==> flow/design.v <==
module spi_8byte (
    input wire clk,
    input wire rst_n,
    input wire sclk,
    input wire mosi,
    input wire ss,
    output wire miso,
    input wire pm,
    input wire [15:0] rate_inst,
    input wire [15:0] rate_avg,
    input wire [7:0] bpm_short_avg,
    input wire [7:0] bpm_long_avg,
    input wire [5:0] rr_short_avg,
    input wire [5:0] rr_long_avg,
    input wire pedal_flag,
    input wire expression_flag,
    input wire bpm_flag,
    input wire rr_flag,
    output reg [63:0] rx_data
);
    reg [1:0] sclk_sync, ss_sync, mosi_sync, pm_sync;
    always @(posedge clk) begin
        sclk_sync <= {sclk_sync[0], sclk};
        ss_sync <= {ss_sync[0], ss};
        mosi_sync <= {mosi_sync[0], mosi};
        pm_sync <= {pm_sync[0], pm};
    end
    wire sclk_rising = (sclk_sync == 2'b01);
    wire sclk_falling = (sclk_sync == 2'b10);
    wire ss_active = ~ss_sync[1];
    reg [5:0] bit_cnt;         
    reg [63:0] rx_buffer;
    reg [63:0] tx_buffer;
    reg miso_reg;
    assign miso = miso_reg;
    wire [63:0] tx_pack = {
        rate_inst,                               
        rate_avg,                                
        bpm_long_avg,                            
        bpm_short_avg,                           
        rr_long_avg [5:0],                       
        rr_short_avg[5:0],                       
        pedal_flag,                              
        (expression_flag | bpm_flag | rr_flag),   
        1'b0, pm_sync[1]                         
    };
    reg [63:0] tx_next;             
    always @(posedge clk or negedge rst_n) begin
        if (!rst_n) begin
            bit_cnt  <= 6'd0;
            rx_buffer <= 64'd0;
            tx_buffer <= 64'd0;
            rx_data <= 64'd0;
            miso_reg <= 1'b0;
        end else begin
            if (!ss_active) begin
                bit_cnt <= 6'd0;
                miso_reg <= 1'b0;
            end else begin
                if (sclk_falling) begin
                    rx_buffer <= {rx_buffer[62:0], mosi_sync[1]};
                    bit_cnt <= bit_cnt + 6'd1;
                    if (bit_cnt == 6'd63) begin
                        rx_data <= {rx_buffer[62:0], mosi_sync[1]};
                    end
                end
                if (sclk_rising) begin
                    if (bit_cnt == 6'd0) begin
                        tx_next = tx_pack;           
                    end else begin
                        tx_next = tx_buffer;         
                    end
                    miso_reg  <= tx_next[63];            
                    tx_buffer <= {tx_next[62:0], 1'b0}; 
                end
            end
        end
    end
endmodule
module multi_clock_divider (
    input wire clk,
    input wire rst_n,
    output reg tick_1hz,
    output reg tick_10hz
);
    reg [26:0] cnt_1hz;
    reg [23:0] cnt_10hz;
    localparam MAX_1HZ   = 27'd4_999;         
    localparam MAX_10HZ  = 24'd499;           
    always @(posedge clk or negedge rst_n) begin
        if (!rst_n) begin
            cnt_1hz <= 0;
            cnt_10hz <= 0;
            tick_1hz <= 0;
            tick_10hz <= 0;
        end else begin
            if (cnt_1hz == MAX_1HZ) begin
                cnt_1hz <= 0;
                tick_1hz <= 1;
            end else begin
                cnt_1hz <= cnt_1hz + 1;
                tick_1hz <= 0;
            end
            if (cnt_10hz == MAX_10HZ) begin
                cnt_10hz <= 0;
                tick_10hz <= 1;
            end else begin
                cnt_10hz <= cnt_10hz + 1;
                tick_10hz <= 0;
            end
        end
    end
endmodule
module check_pedal (
    input wire clk,
    input wire rst_n,
    input wire tick_10hz,
    input wire [7:0] pedal_buffer,
    output reg pedal_flag,
    output reg [15:0] rate_inst,
    output reg [15:0] rate_avg
);
    localparam [15:0] THRESH_LOW = 16'd25;     
    localparam [15:0] THRESH_HIGH = 16'd75;    
    localparam [15:0] THRESH_PEAK = 16'd99;    
    reg [7:0] pedal_curr;
    reg [7:0] pedal_prev;
    reg [15:0] rate_next;        
    reg [15:0] fir_reg [0:7];   
    reg [13:0] fir_sum;          
    reg [13:0] fir_sum_next;     
    reg [3:0] filled;            
    reg signed [9:0] diff_sample;    
    reg [9:0] delta_pos;             
    integer i;
    always @(posedge clk or negedge rst_n) begin
        if (!rst_n) begin
            pedal_flag <= 1'b0;
            pedal_curr <= 8'd0;
            pedal_prev <= 8'd0;
            rate_inst <= 16'd0;
            rate_next <= 16'd0;
            rate_avg <= 16'd0;
            for (i=0; i<8; i=i+1) fir_reg[i] <= 16'd0;
            fir_sum <= 14'd0;
            fir_sum_next <= 14'd0;
            filled <= 4'd0;
        end
        else if (tick_10hz) begin
            diff_sample = $signed({1'b0, pedal_buffer}) - $signed({1'b0, pedal_curr});
            delta_pos = (diff_sample > 0) ? diff_sample[9:0] : 10'd0;   
            rate_next = delta_pos * 16'd10;                             
            fir_sum_next = fir_sum - fir_reg[7] + rate_next;
            for (i=7; i>0; i=i-1) begin
                fir_reg[i] <= fir_reg[i-1];
            end
            fir_reg[0] <= rate_next;
            rate_inst <= rate_next;
            fir_sum <= fir_sum_next;
            rate_avg <= {2'b00, fir_sum_next} >> 3;   
            if (filled == 4'd8) begin
                if ( ((rate_next >= THRESH_LOW) && ( (fir_sum_next >> 3) >= THRESH_HIGH )) || (rate_next >= THRESH_PEAK) )
                    pedal_flag <= 1'b1;
                else
                    pedal_flag <= 1'b0;
            end
            else begin
                pedal_flag <= 1'b0;
            end
            pedal_prev <= pedal_curr;
            pedal_curr <= pedal_buffer;
            if (filled < 4'd8) filled <= filled + 4'd1;
        end
    end
endmodule
module check_expression(
    input wire clk,
    input wire rst_n,
    input wire [7:0] expression_buffer,
    output reg expression_flag
);
    localparam [7:0] exp_surprized = 8'd4;
    always @(posedge clk or negedge rst_n) begin
        if (!rst_n) begin
            expression_flag <= 1'b0;
        end
        else begin
            expression_flag <= (expression_buffer == exp_surprized);
        end
    end
endmodule
module check_bpm (
    input wire clk,
    input wire rst_n,
    input wire tick_10hz,
    input wire [7:0] bpm_buffer,
    output reg bpm_flag,
    output reg [7:0] short_avg,
    output reg [7:0] long_avg
);
    localparam integer SHORT_SAMPLES = 8;    
    localparam integer LONG_SAMPLES = 64;    
    localparam integer SUMS_WIDTH_S = 11;    
    localparam integer SUMS_WIDTH_L = 14;    
    reg [7:0] fir_short [0:SHORT_SAMPLES-1];
    reg [7:0] fir_long [0:LONG_SAMPLES-1];
    reg [SUMS_WIDTH_S-1:0] sum_short;
    reg [SUMS_WIDTH_L-1:0] sum_long;
    reg [3:0] filled_short;  
    reg [6:0] filled_long;   
    reg [7:0] prev_tail_s, prev_tail_l;      
    reg [SUMS_WIDTH_S-1:0] sum_short_next;
    reg [SUMS_WIDTH_L-1:0] sum_long_next;
    reg [SUMS_WIDTH_S+5-1:0] lhs;   
    reg [SUMS_WIDTH_L+3-1:0] rhs;   
    integer i;
    always @(posedge clk or negedge rst_n) begin
        if (!rst_n) begin
            bpm_flag <= 1'b0;
            sum_short <= {SUMS_WIDTH_S{1'b0}};
            sum_long <= {SUMS_WIDTH_L{1'b0}};
            filled_short <= 4'd0;
            filled_long <= 7'd0;
            short_avg <= 8'd0;
            long_avg <= 8'd0;
            for (i=0; i<SHORT_SAMPLES; i=i+1) fir_short[i] <= 8'd0;
            for (i=0; i<LONG_SAMPLES; i=i+1) fir_long[i]  <= 8'd0;
            prev_tail_s <= 8'd0;
            prev_tail_l <= 8'd0;
            sum_short_next <= {SUMS_WIDTH_S{1'b0}};
            sum_long_next <= {SUMS_WIDTH_L{1'b0}}; 
        end
        else if (tick_10hz) begin
            prev_tail_s = fir_short [SHORT_SAMPLES-1];
            prev_tail_l = fir_long [LONG_SAMPLES-1];
            sum_short_next = sum_short - {{(SUMS_WIDTH_S-8){1'b0}}, prev_tail_s} + {{(SUMS_WIDTH_S-8){1'b0}}, bpm_buffer};
            sum_long_next  = sum_long - {{(SUMS_WIDTH_L-8){1'b0}}, prev_tail_l} + {{(SUMS_WIDTH_L-8){1'b0}}, bpm_buffer};
            lhs = {5'd0, sum_short_next} << 5;
            rhs = (sum_long_next * 5);
            if ( (filled_short == SHORT_SAMPLES[3:0]) && (filled_long == LONG_SAMPLES[6:0]) )
                bpm_flag <= (lhs >= rhs);
            else
                bpm_flag <= 1'b0;
            for (i=SHORT_SAMPLES-1; i>0; i=i-1) begin
                fir_short[i] <= fir_short[i-1];
            end
            fir_short[0] <= bpm_buffer;
            for (i=LONG_SAMPLES-1; i>0; i=i-1) begin
                fir_long[i] <= fir_long[i-1];
            end
            fir_long[0] <= bpm_buffer;
            sum_short <= sum_short_next;
            sum_long  <= sum_long_next;
            short_avg <= sum_short_next >> 3;   
            long_avg  <= sum_long_next  >> 6;   
            if (filled_short < SHORT_SAMPLES[3:0]) filled_short <= filled_short + 4'd1;
            if (filled_long  < LONG_SAMPLES[6:0]) filled_long  <= filled_long  + 7'd1;
        end
    end
endmodule
module check_respiration(
    input wire clk,
    input wire rst_n,
    input wire tick_1hz,
    input wire [7:0]  rr_buffer,
    output reg rr_flag,
    output reg [5:0] short_avg,
    output reg [5:0] long_avg
);
    localparam integer SHORT_SAMPLES = 16;       
    localparam integer LONG_SAMPLES = 120;       
    localparam integer SUMS_WIDTH_S = 12;        
    localparam integer SUMS_WIDTH_L = 15;        
    localparam integer CMP_WIDTH = 32;          
    reg [7:0] fir_short [0:SHORT_SAMPLES-1];
    reg [7:0] fir_long [0:LONG_SAMPLES -1];
    reg [SUMS_WIDTH_S-1:0] sum_short, sum_short_next;
    reg [SUMS_WIDTH_L-1:0] sum_long , sum_long_next;
    reg [4:0] filled_short;  
    reg [6:0] filled_long;   
    reg [7:0] prev_tail_s, prev_tail_l;
    reg [CMP_WIDTH-1:0] lhs, rhs;
    reg [7:0] short_avg8;
    reg [7:0] long_avg8;
    integer i;
    always @(posedge clk or negedge rst_n) begin
        if (!rst_n) begin
            rr_flag <= 1'b0;
            sum_short <= {SUMS_WIDTH_S{1'b0}};
            sum_long <= {SUMS_WIDTH_L{1'b0}};
            sum_short_next <= {SUMS_WIDTH_S{1'b0}};
            sum_long_next <= {SUMS_WIDTH_L{1'b0}};
            filled_short <= 5'd0;
            filled_long <= 7'd0;
            short_avg <= 6'd0;
            long_avg <= 6'd0;
            short_avg8 <= 8'd0;
            long_avg8 <= 8'd0;
            for (i=0; i<SHORT_SAMPLES; i=i+1) fir_short[i] <= 8'd0;
            for (i=0; i<LONG_SAMPLES;  i=i+1) fir_long[i] <= 8'd0;
            prev_tail_s <= 8'd0;
            prev_tail_l <= 8'd0;
        end
        else if (tick_1hz) begin
            prev_tail_s = fir_short[SHORT_SAMPLES-1];
            prev_tail_l = fir_long [LONG_SAMPLES -1];
            sum_short_next = sum_short - {{(SUMS_WIDTH_S-8){1'b0}}, prev_tail_s} + {{(SUMS_WIDTH_S-8){1'b0}}, rr_buffer};
            sum_long_next  = sum_long- {{(SUMS_WIDTH_L-8){1'b0}}, prev_tail_l} + {{(SUMS_WIDTH_L-8){1'b0}}, rr_buffer};
            lhs = {{(CMP_WIDTH-SUMS_WIDTH_S){1'b0}}, sum_short_next} * 32'd2400;
            rhs = {{(CMP_WIDTH-SUMS_WIDTH_L){1'b0}}, sum_long_next } * 32'd368;
            if ( (filled_short == SHORT_SAMPLES[4:0]) && (filled_long == LONG_SAMPLES[6:0]) )
                rr_flag <= (lhs >= rhs);
            else
                rr_flag <= 1'b0;
            for (i=SHORT_SAMPLES-1; i>0; i=i-1) begin
                fir_short[i] <= fir_short[i-1];
            end
            fir_short[0] <= rr_buffer;
            for (i=LONG_SAMPLES-1; i>0; i=i-1) begin
                fir_long[i] <= fir_long[i-1];
            end
            fir_long[0] <= rr_buffer;
            sum_short <= sum_short_next;
            sum_long <= sum_long_next;
            short_avg8 <= sum_short_next >> 4;        
            long_avg8 <= sum_long_next  / 8'd120;    
            if (short_avg8 > 8'd63) 
                short_avg <= 6'd63;
            else
                short_avg <= short_avg8[5:0];
            if (long_avg8  > 8'd63)
                long_avg  <= 6'd63;
            else 
                long_avg  <= long_avg8[5:0];
            if (filled_short < SHORT_SAMPLES[4:0]) filled_short <= filled_short + 5'd1;
            if (filled_long  < LONG_SAMPLES[6:0])  filled_long  <= filled_long  + 7'd1;
        end
    end
endmodule
module drive_device (
    input wire clk,
    input wire rst_n,
    input wire pedal_flag,
    input wire expression_flag,
    input wire bpm_flag,
    input wire rr_flag,
    output wire pm,
    output reg drive
);
    parameter CLK_FREQ = 5_000;          
    parameter HIGH_SEC = 1;              
    parameter LOW_SEC = 2;               
    localparam S_IDLE = 2'b00;
    localparam S_HIGH = 2'b01;
    localparam S_LOW = 2'b10;
    localparam HIGH_COUNT = CLK_FREQ * HIGH_SEC;  
    localparam LOW_COUNT = CLK_FREQ * LOW_SEC;   
    reg [1:0] state;
    reg [31:0] counter;  
    assign pm = pedal_flag && (expression_flag || bpm_flag || rr_flag);
    always @(posedge clk or negedge rst_n) begin
        if (!rst_n) begin
            state <= S_IDLE;
            counter <= 32'd0;
            drive <= 1'b0;
        end else begin
            case (state)
                S_IDLE: begin
                    drive <= 1'b0;
                    if (pm) begin
                        state <= S_HIGH;
                        counter <= HIGH_COUNT - 1;
                        drive <= 1'b1;
                    end
                end
                S_HIGH: begin
                    drive <= 1'b1;
                    if (counter != 0) begin
                        counter <= counter - 1'b1;
                    end else begin
                        state <= S_LOW;
                        counter <= LOW_COUNT - 1;
                        drive <= 1'b0;
                    end
                end
                S_LOW: begin
                    drive <= 1'b0;
                    if (counter != 0) begin
                        counter <= counter - 1'b1;
                    end else begin
                        state <= S_IDLE;
                    end
                end
                default: begin
                    state <= S_IDLE;
                    counter <= 32'd0;
                    drive <= 1'b0;
                end
            endcase
        end
    end
endmodule
module PMPD(
    input wire clk,
    input wire rst_n,
    input wire sclk,
    input wire mosi,
    input wire ss,
    output wire miso,            
    output wire drive
);
    wire [63:0] state_buffer;
    wire pm;
    wire [15:0] rate_inst;
    wire [15:0] rate_avg;
    wire [7:0] bpm_short_avg;
    wire [7:0] bpm_long_avg;
    wire [5:0] rr_short_avg;
    wire [5:0] rr_long_avg;
    wire pedal_flag;
    wire expression_flag;
    wire bpm_flag;
    wire rr_flag;
    spi_8byte spi (
        .clk(clk),
        .rst_n(rst_n),
        .sclk(sclk),
        .mosi(mosi),
        .ss(ss), 
        .miso(miso), 
        .pm(pm),
        .rate_inst(rate_inst),
        .rate_avg(rate_avg),
        .bpm_short_avg(bpm_short_avg),
        .bpm_long_avg(bpm_long_avg),
        .rr_short_avg(rr_short_avg),
        .rr_long_avg(rr_long_avg),
        .pedal_flag(pedal_flag),
        .expression_flag(expression_flag),
        .bpm_flag(bpm_flag),
        .rr_flag(rr_flag),
        .rx_data(state_buffer)
    );
    wire tick_1hz;
    wire tick_10hz;
    multi_clock_divider prescaler(
        .clk(clk),
        .rst_n(rst_n),
        .tick_1hz(tick_1hz),
        .tick_10hz(tick_10hz)
    );
    check_pedal check_pedal(
        .clk(clk),
        .rst_n(rst_n),
        .tick_10hz(tick_10hz),
        .pedal_buffer(state_buffer[31:24]),
        .pedal_flag(pedal_flag),
        .rate_inst(rate_inst),
        .rate_avg(rate_avg)
    );
    check_expression check_expression(
        .clk(clk),
        .rst_n(rst_n),
        .expression_buffer(state_buffer[23:16]),
        .expression_flag(expression_flag)        
    );
    check_bpm check_bpm(
        .clk(clk),
        .rst_n(rst_n),
        .tick_10hz(tick_10hz),
        .bpm_buffer(state_buffer[15:8]),
        .bpm_flag(bpm_flag),
        .short_avg(bpm_short_avg),
        .long_avg(bpm_long_avg)
    );
    check_respiration check_respiration(
        .clk(clk),
        .rst_n(rst_n),
        .tick_1hz(tick_1hz),
        .rr_buffer(state_buffer[7:0]),
        .rr_flag(rr_flag),
        .short_avg(rr_short_avg),
        .long_avg(rr_long_avg)
    );
    drive_device drive_device(
        .clk(clk),
        .rst_n(rst_n),
        .pedal_flag(pedal_flag),
        .expression_flag(expression_flag),
        .bpm_flag(bpm_flag),
        .rr_flag(rr_flag),
        .pm(pm),
        .drive(drive)
    );
endmodule
## Tool chain data of PMPD

What the tools print for PMPD, step after step.
Lines are those of the file above, counted from 1.
Cell names lack the library's common part.
Not given: n/a

| design | value |
|---|---|
| top module | PMPD |
| clock input | clk |
| standard-cell library | sky130hd |
| library corner | tt_025C_1v80 |

## Word level

Source: Yosys, flattened and elaborated. Widths are those after wreduce. Registers that Yosys merges into a memory's read port (data or address) are not register bits. Print and check cells do not count. Equal cells are merged and count once.

| cells by class | value |
|---|---|
| add/sub/neg operators | 20 |
| $mul | 4 |
| div/mod/pow operators | 1 |
| $lt $le $gt $ge | 13 |
| equality and inequality tests | 17 |
| shifts and indexed selects | 0 |
| multiplexer cells | 27 |
| bitwise operators | 3 |
| reductions and logical operators | 22 |

Operators with widths:

| cell | count |
|---|---|
| multiplier 12 x 7 -> 19 bit with constant B | 1 |
| divider 15 x 7 -> 15 bit with constant B | 1 |
| multiplier 15 x 5 -> 20 bit with constant B | 1 |
| case mux 32 bit (select 3 bit) | 1 |
| two-way mux 32 bit | 3 |
| two-way mux 64 bit | 1 |
| multiplier 14 x 3 -> 17 bit with constant B | 1 |
| multiplier 10 x 3 -> 13 bit with constant B | 1 |
| subtractor 32 x 1 -> 32 bit with constant B | 1 |
| >= comparator 32 bit | 1 |
| nonzero test 32 bit | 1 |
| adder 27 x 1 -> 27 bit with constant B | 1 |
| equality test 27 x 13 -> 1 bit with constant B | 1 |
| two-way mux 27 bit | 1 |
| adder 24 x 1 -> 24 bit with constant B | 1 |
| equality test 24 x 9 -> 1 bit with constant B | 1 |
| two-way mux 24 bit | 1 |
| two-way mux 6 bit | 4 |
| >= comparator 16 x 17 -> 1 bit | 1 |
| AND reduction 2 bit | 8 |
| > comparator 8 x 6 -> 1 bit with constant B | 2 |
| adder 15 x 8 -> 15 bit | 1 |
| subtractor 15 x 8 -> 15 bit | 1 |
| adder 14 bit | 1 |
| subtractor 14 bit | 1 |
| >= comparator 14 x 5 -> 1 bit with constant B | 1 |
| >= comparator 14 x 7 -> 1 bit with constant B | 1 |
| adder 14 x 8 -> 14 bit | 1 |

Not listed: further kinds 37, cells in them 66.

| bit counts | value |
|---|---|
| bits in registers | 1,965 |
| latch bits | 0 |
| RAM bits | 0 |
| ROM bits | 0 |
| clocked read ports x word width | 0 |
| memories | 0 |
| bits of input ports | 5 |
| output and inout port bits | 2 |
| cells after elaboration | 337 |

## Longest topological paths

Yosys ltp: most cells in a row. Word level: on the elaborated netlist, between registers, memories and ports. Mapped: between sequential cells and ports; inverters and the memories' decode and read muxes count.

| depth | value |
|---|---|
| depth after elaboration | 10 |
| ABC_AREA | 1 |
| depth in mapped cells | 45 |
| depth with buffers taken out | 45 |

## Netlist

Source: synth_stat.txt of the flow (Yosys; design flattened, memories mapped). It holds for the ABC_AREA given above (unset counts as 0); a run with the other value may have another netlist.

Cells by type:

| type | count | total area (um^2) |
|---|---|---|
| dfrtp_1 | 1,921 | 4.81E+04 |
| nand2_1 | 2,444 | 9.17E+03 |
| o21ai_0 | 1,677 | 8,393.05 |
| inv_1 | 1,338 | 5.02E+03 |
| ha_1 | 247 | 3.09E+03 |
| fa_1 | 87 | 1,741.67 |
| clkbuf_1 | 406 | 1.52E+03 |
| xor2_1 | 127 | 1.11E+03 |
| a21oi_1 | 178 | 890.854 |
| nor2_1 | 195 | 731.952 |
| nand3_1 | 88 | 440.422 |
| xnor2_1 | 39 | 341.578 |
| nand4_1 | 44 | 275.264 |
| o21bai_1 | 31 | 232.723 |
| nor3_1 | 38 | 190.182 |
| dfxtp_1 | 8 | 160.154 |
| nand2_2 | 20 | 125.12 |
| nor4_1 | 20 | 125.12 |

Not listed: further types 40, cells in them 128.

| synthesis totals | value |
|---|---|
| standard cells after synthesis | 9,036 |
| mapped area | 82,595.5 um^2 |
| sequential part of the area | 48,257.5 um^2 |
| flip-flop cells | 1,930 |
| buffers | 411 |

## Timing after synthesis

OpenSTA on the mapped netlist: ideal clock, no wires. The path of least setup slack (recovery checks aside). Input and output delay are each 20% of the period. Register names are those of the netlist, which keeps one name where synthesis merged equal registers.

| timing path after synthesis | value |
|---|---|
| kind | reg-to-reg |
| from | reg check_respiration.fir_long[119][1] |
| to | reg check_respiration.rr_flag |
| clock period | 10.0 ns |
| library setup time | 0.118 ns |
| launch time at the first pin | 0.000 ns |
| data arrival time | 6.361 ns |
| required time | 9.882 ns |
| setup slack | 3.521 ns |
| delay of the path | 6.479 ns |
| stages on the path | 35 |
| buffers on the path | 0 |
| synthesis period reached | 6.479 ns |

"delay of the path" = arrival - input delay + setup time.
"stages on the path": output pins that drive a net of the path, with the launching flip-flop's if there is one; two outputs of one cell count as two.
"synthesis period reached" = period - worst setup slack (recovery checks aside). The figure is calculated, with input and output delays left at 20% of the set period.
The rows between start and end are the longest chain of elaborated cells between them; the timing report does not say that the signal goes this way. Where chains are equally long, one stands for them.
A line is the first line of the expression or statement that the cell stems from. Yosys adds cells for indexed reads and writes and turns some case tables into memories.
At most two assigning lines are given for a register; there are more.

| between the ends, after synthesis | value |
|---|---|
| cell sequence | dfrtp_1 -> fa_1 -> inv_1 -> fa_1 -> nand3_1 -> nand3_2 -> xnor2_1 -> inv_1 -> ha_1 -> inv_1 -> fa_1 -> inv_1 -> fa_1 -> ha_1 -> inv_1 -> o21bai_1 -> a21oi_1 -> o21bai_1 -> a21oi_1 -> o21bai_1 -> a21oi_1 -> o21bai_1 -> a21oi_1 -> o21bai_1 -> nand2_1 -> nand2_1 -> a21oi_1 -> o21bai_1 -> a21oi_1 -> xor2_1 -> ha_1 -> a21oi_1 -> o221ai_1 -> nand4_1 -> nand2_1 |
| length of the longest elaborated chain | 5 |
| elaborated cells on any way between the ends | 5 |
| source lines of those cells | 4 |
| those cells by class | 2 x add/sub; 1 x mul; 1 x compare; 1 x mux |

Ends and longest elaborated chain, after synthesis:

| element | line | RTL |
|---|---|---|
| start, declared | 276 | `reg [7:0] fir_long [0:LONG_SAMPLES -1];` |
| start, assigned | 300 | `for (i=0; i<LONG_SAMPLES;  i=i+1) fir_long[i] <= 8'd0;` |
| start, assigned | 320 | `fir_long[i] <= fir_long[i-1];` |
| subtractor 15 x 8 -> 15 bit | 308 | `sum_long_next  = sum_long- {{(SUMS_WIDTH_L-8){1'b0}}, prev_tail_l} + {{(SUMS_WIDTH_L-8){1'b0}}, rr_buffer};` |
| adder 15 x 8 -> 15 bit | 308 |  |
| multiplier 15 x 5 -> 20 bit | 310 | `rhs = {{(CMP_WIDTH-SUMS_WIDTH_L){1'b0}}, sum_long_next } * 32'd368;` |
| >= comparator 32 bit | 312 | `rr_flag <= (lhs >= rhs);` |
| two-way mux 1 bit | 311 | `if ( (filled_short == SHORT_SAMPLES[4:0]) && (filled_long == LONG_SAMPLES[6:0]) )` |
| end, assigned | 312 |  |
| end, assigned | 314 | `rr_flag <= 1'b0;` |
| end, declared | 266 | `output reg rr_flag,` |

## Worst path after layout

Path of least setup slack in the final report of record 1 (OpenROAD, finished layout, wires in). Where an end is a register, its clock arrival counts in the times.

| timing path post-layout | value |
|---|---|
| kind | reg-to-reg |
| from | reg (name not given) |
| to | reg check_respiration.rr_flag |
| clock period | 8.41 ns |
| library setup time | 0.06 ns |
| launch time at the first pin | 0.98 ns |
| data arrival time | 8.60 ns |
| required time | 9.30 ns |
| setup slack | 0.70 ns |
| stages on the path | 37 |
| buffers on the path | 0 |

The rows between start and end are the longest chain of elaborated cells between them; the timing report does not say that the signal goes this way. Where chains are equally long, one stands for them.
At most two assigning lines are given for a register; there are more.

| between the ends, post-layout | value |
|---|---|
| cell sequence | dfrtp_1 -> fa_1 -> inv_1 -> ha_1 -> a21oi_1 -> o21bai_1 -> a21oi_1 -> o21bai_1 -> a21oi_1 -> o21bai_1 -> a21oi_1 -> o21ai_0 -> xor2_1 -> inv_1 -> ha_1 -> ha_1 -> inv_1 -> fa_1 -> inv_1 -> fa_1 -> ha_1 -> inv_1 -> o21bai_1 -> a21oi_1 -> o21bai_1 -> a21oi_1 -> o21ai_0 -> a21oi_1 -> nor2_1 -> nor2_1 -> xor2_1 -> inv_1 -> ha_1 -> nand4_1 -> o221ai_1 -> nand4_1 -> nand2_1 |
| length of the longest elaborated chain | 5 |
| elaborated cells on any way between the ends | 5 |
| source lines of those cells | 4 |
| those cells by class | 2 x add/sub; 1 x mul; 1 x compare; 1 x mux |

Ends and longest elaborated chain, post-layout:

| element | line | RTL |
|---|---|---|
| subtractor 12 x 8 -> 12 bit | 307 | `sum_short_next = sum_short - {{(SUMS_WIDTH_S-8){1'b0}}, prev_tail_s} + {{(SUMS_WIDTH_S-8){1'b0}}, rr_buffer};` |
| adder 12 x 8 -> 12 bit | 307 |  |
| multiplier 12 x 7 -> 19 bit | 309 | `lhs = {{(CMP_WIDTH-SUMS_WIDTH_S){1'b0}}, sum_short_next} * 32'd2400;` |
| >= comparator 32 bit | 312 | `rr_flag <= (lhs >= rhs);` |
| two-way mux 1 bit | 311 | `if ( (filled_short == SHORT_SAMPLES[4:0]) && (filled_long == LONG_SAMPLES[6:0]) )` |
| end, assigned | 312 |  |
| end, assigned | 314 | `rr_flag <= 1'b0;` |
| end, declared | 266 | `output reg rr_flag,` |

Stored flow runs of PMPD (6 of them; Yosys, OpenROAD, sky130hd). They differ in their settings and are not a sequence. Constraints: input delay and output delay 20% of the set period each, output load 0.01 pF.
"achieved period" = clock period - worst setup slack. The figure is calculated, with input and output delays left at 20% of the set period.
"allowed time less slack (worst setup path)": the worst setup path's part of the clock period (all of it between registers, 20% less for each end at a port) less its slack. A launch clock that arrives late makes it longer, a capture clock that arrives late makes it shorter.
"power consumption": no workload was simulated; the value follows from the tool's default switching activity.
Among the settings, - means not set for that run.

| run | ABC_AREA | CELL_PAD_IN_SITES_DETAIL_PLACEMENT | CORE_ASPECT_RATIO | CORE_MARGIN | CORE_UTILIZATION | CTS_CLUSTER_DIAMETER | CTS_CLUSTER_SIZE | GPL_ROUTABILITY_DRIVEN | HOLD_SLACK_MARGIN | MAX_ROUTING_LAYER | PLACE_DENSITY_LB_ADDON | SETUP_SLACK_MARGIN | SLEW_MARGIN | period_ns | CAP_MARGIN | GPL_TIMING_DRIVEN | TNS_END_PERCENT | CELL_PAD_IN_SITES_GLOBAL_PLACEMENT | smallest setup slack (ns) | allowed time less slack (worst setup path) (ns) | worst setup path kind | setup TNS (ns) | post-synthesis cell area (um^2) | standard-cell area of the final layout (um^2) | die footprint (um^2) | power consumption (mW) | smallest hold slack (ns) | utilization after routing (%) | achieved period (ns) |
|---|---|---|---|---|---|---|---|---|---|---|---|---|---|---|---|---|---|---|---|---|---|---|---|---|---|---|---|---|---|
| record 1 | 1 | 2 | 0.69 | 6 | 22 | 24 | 47 | 1 | -0.08 | met4 | 0.07 | 0.12 | 25 | 8.41 | 20 | - | - | - | 0.702 | 7.71 | reg-to-reg | 0.000 | 82,595.5 | 109,600.0 | 390,537.0 | 32.840 | 0.320 | 29.4 | 7.708 |
| record 2 | - | - | 0.8 | 9 | 70 | - | - | - | - | - | - | - | 30 | 10.0 | 20 | 0 | 25 | - | 2.035 | 7.97 | reg-to-reg | 0.000 | 82,185.1 | 90,559.4 | 130,144.0 | 14.887 | 0.329 | 78.4 | 7.965 |
| record 3 | - | - | 0.83 | 2 | 67 | - | 65 | - | 0.12 | - | 0.04 | - | 0 | 7.41 | 20 | - | - | - | 0.575 | 6.83 | reg-to-reg | 0.000 | 82,185.1 | 90,110.2 | 125,494.0 | 20.093 | 0.332 | 73.7 | 6.835 |
| record 4 | 1 | - | - | 5 | 38 | - | 67 | - | 0.14 | - | 0.02 | - | 20 | 6.51 | 20 | 0 | - | - | -0.439 | 6.95 | reg-to-reg | -0.439 | 82,595.5 | 95,888.2 | 226,781.0 | 24.975 | 0.328 | 44.2 | 6.949 |
| record 5 | - | - | - | 2 | 40 | - | - | - | - | - | - | - | 20 | 10.0 | 20 | - | - | - | 2.164 | 7.84 | reg-to-reg | 0.000 | 82,185.1 | 91,989.5 | 209,105.0 | 15.518 | 0.330 | 45.0 | 7.836 |
| record 6 | - | - | 0.8 | 9 | 70 | - | - | - | - | - | - | - | 30 | 10.0 | 0 | 0 | 15 | 1 | 1.948 | 8.05 | reg-to-reg | 0.000 | 82,185.1 | 90,668.2 | 130,144.0 | 14.988 | 0.327 | 78.5 | 8.052 |
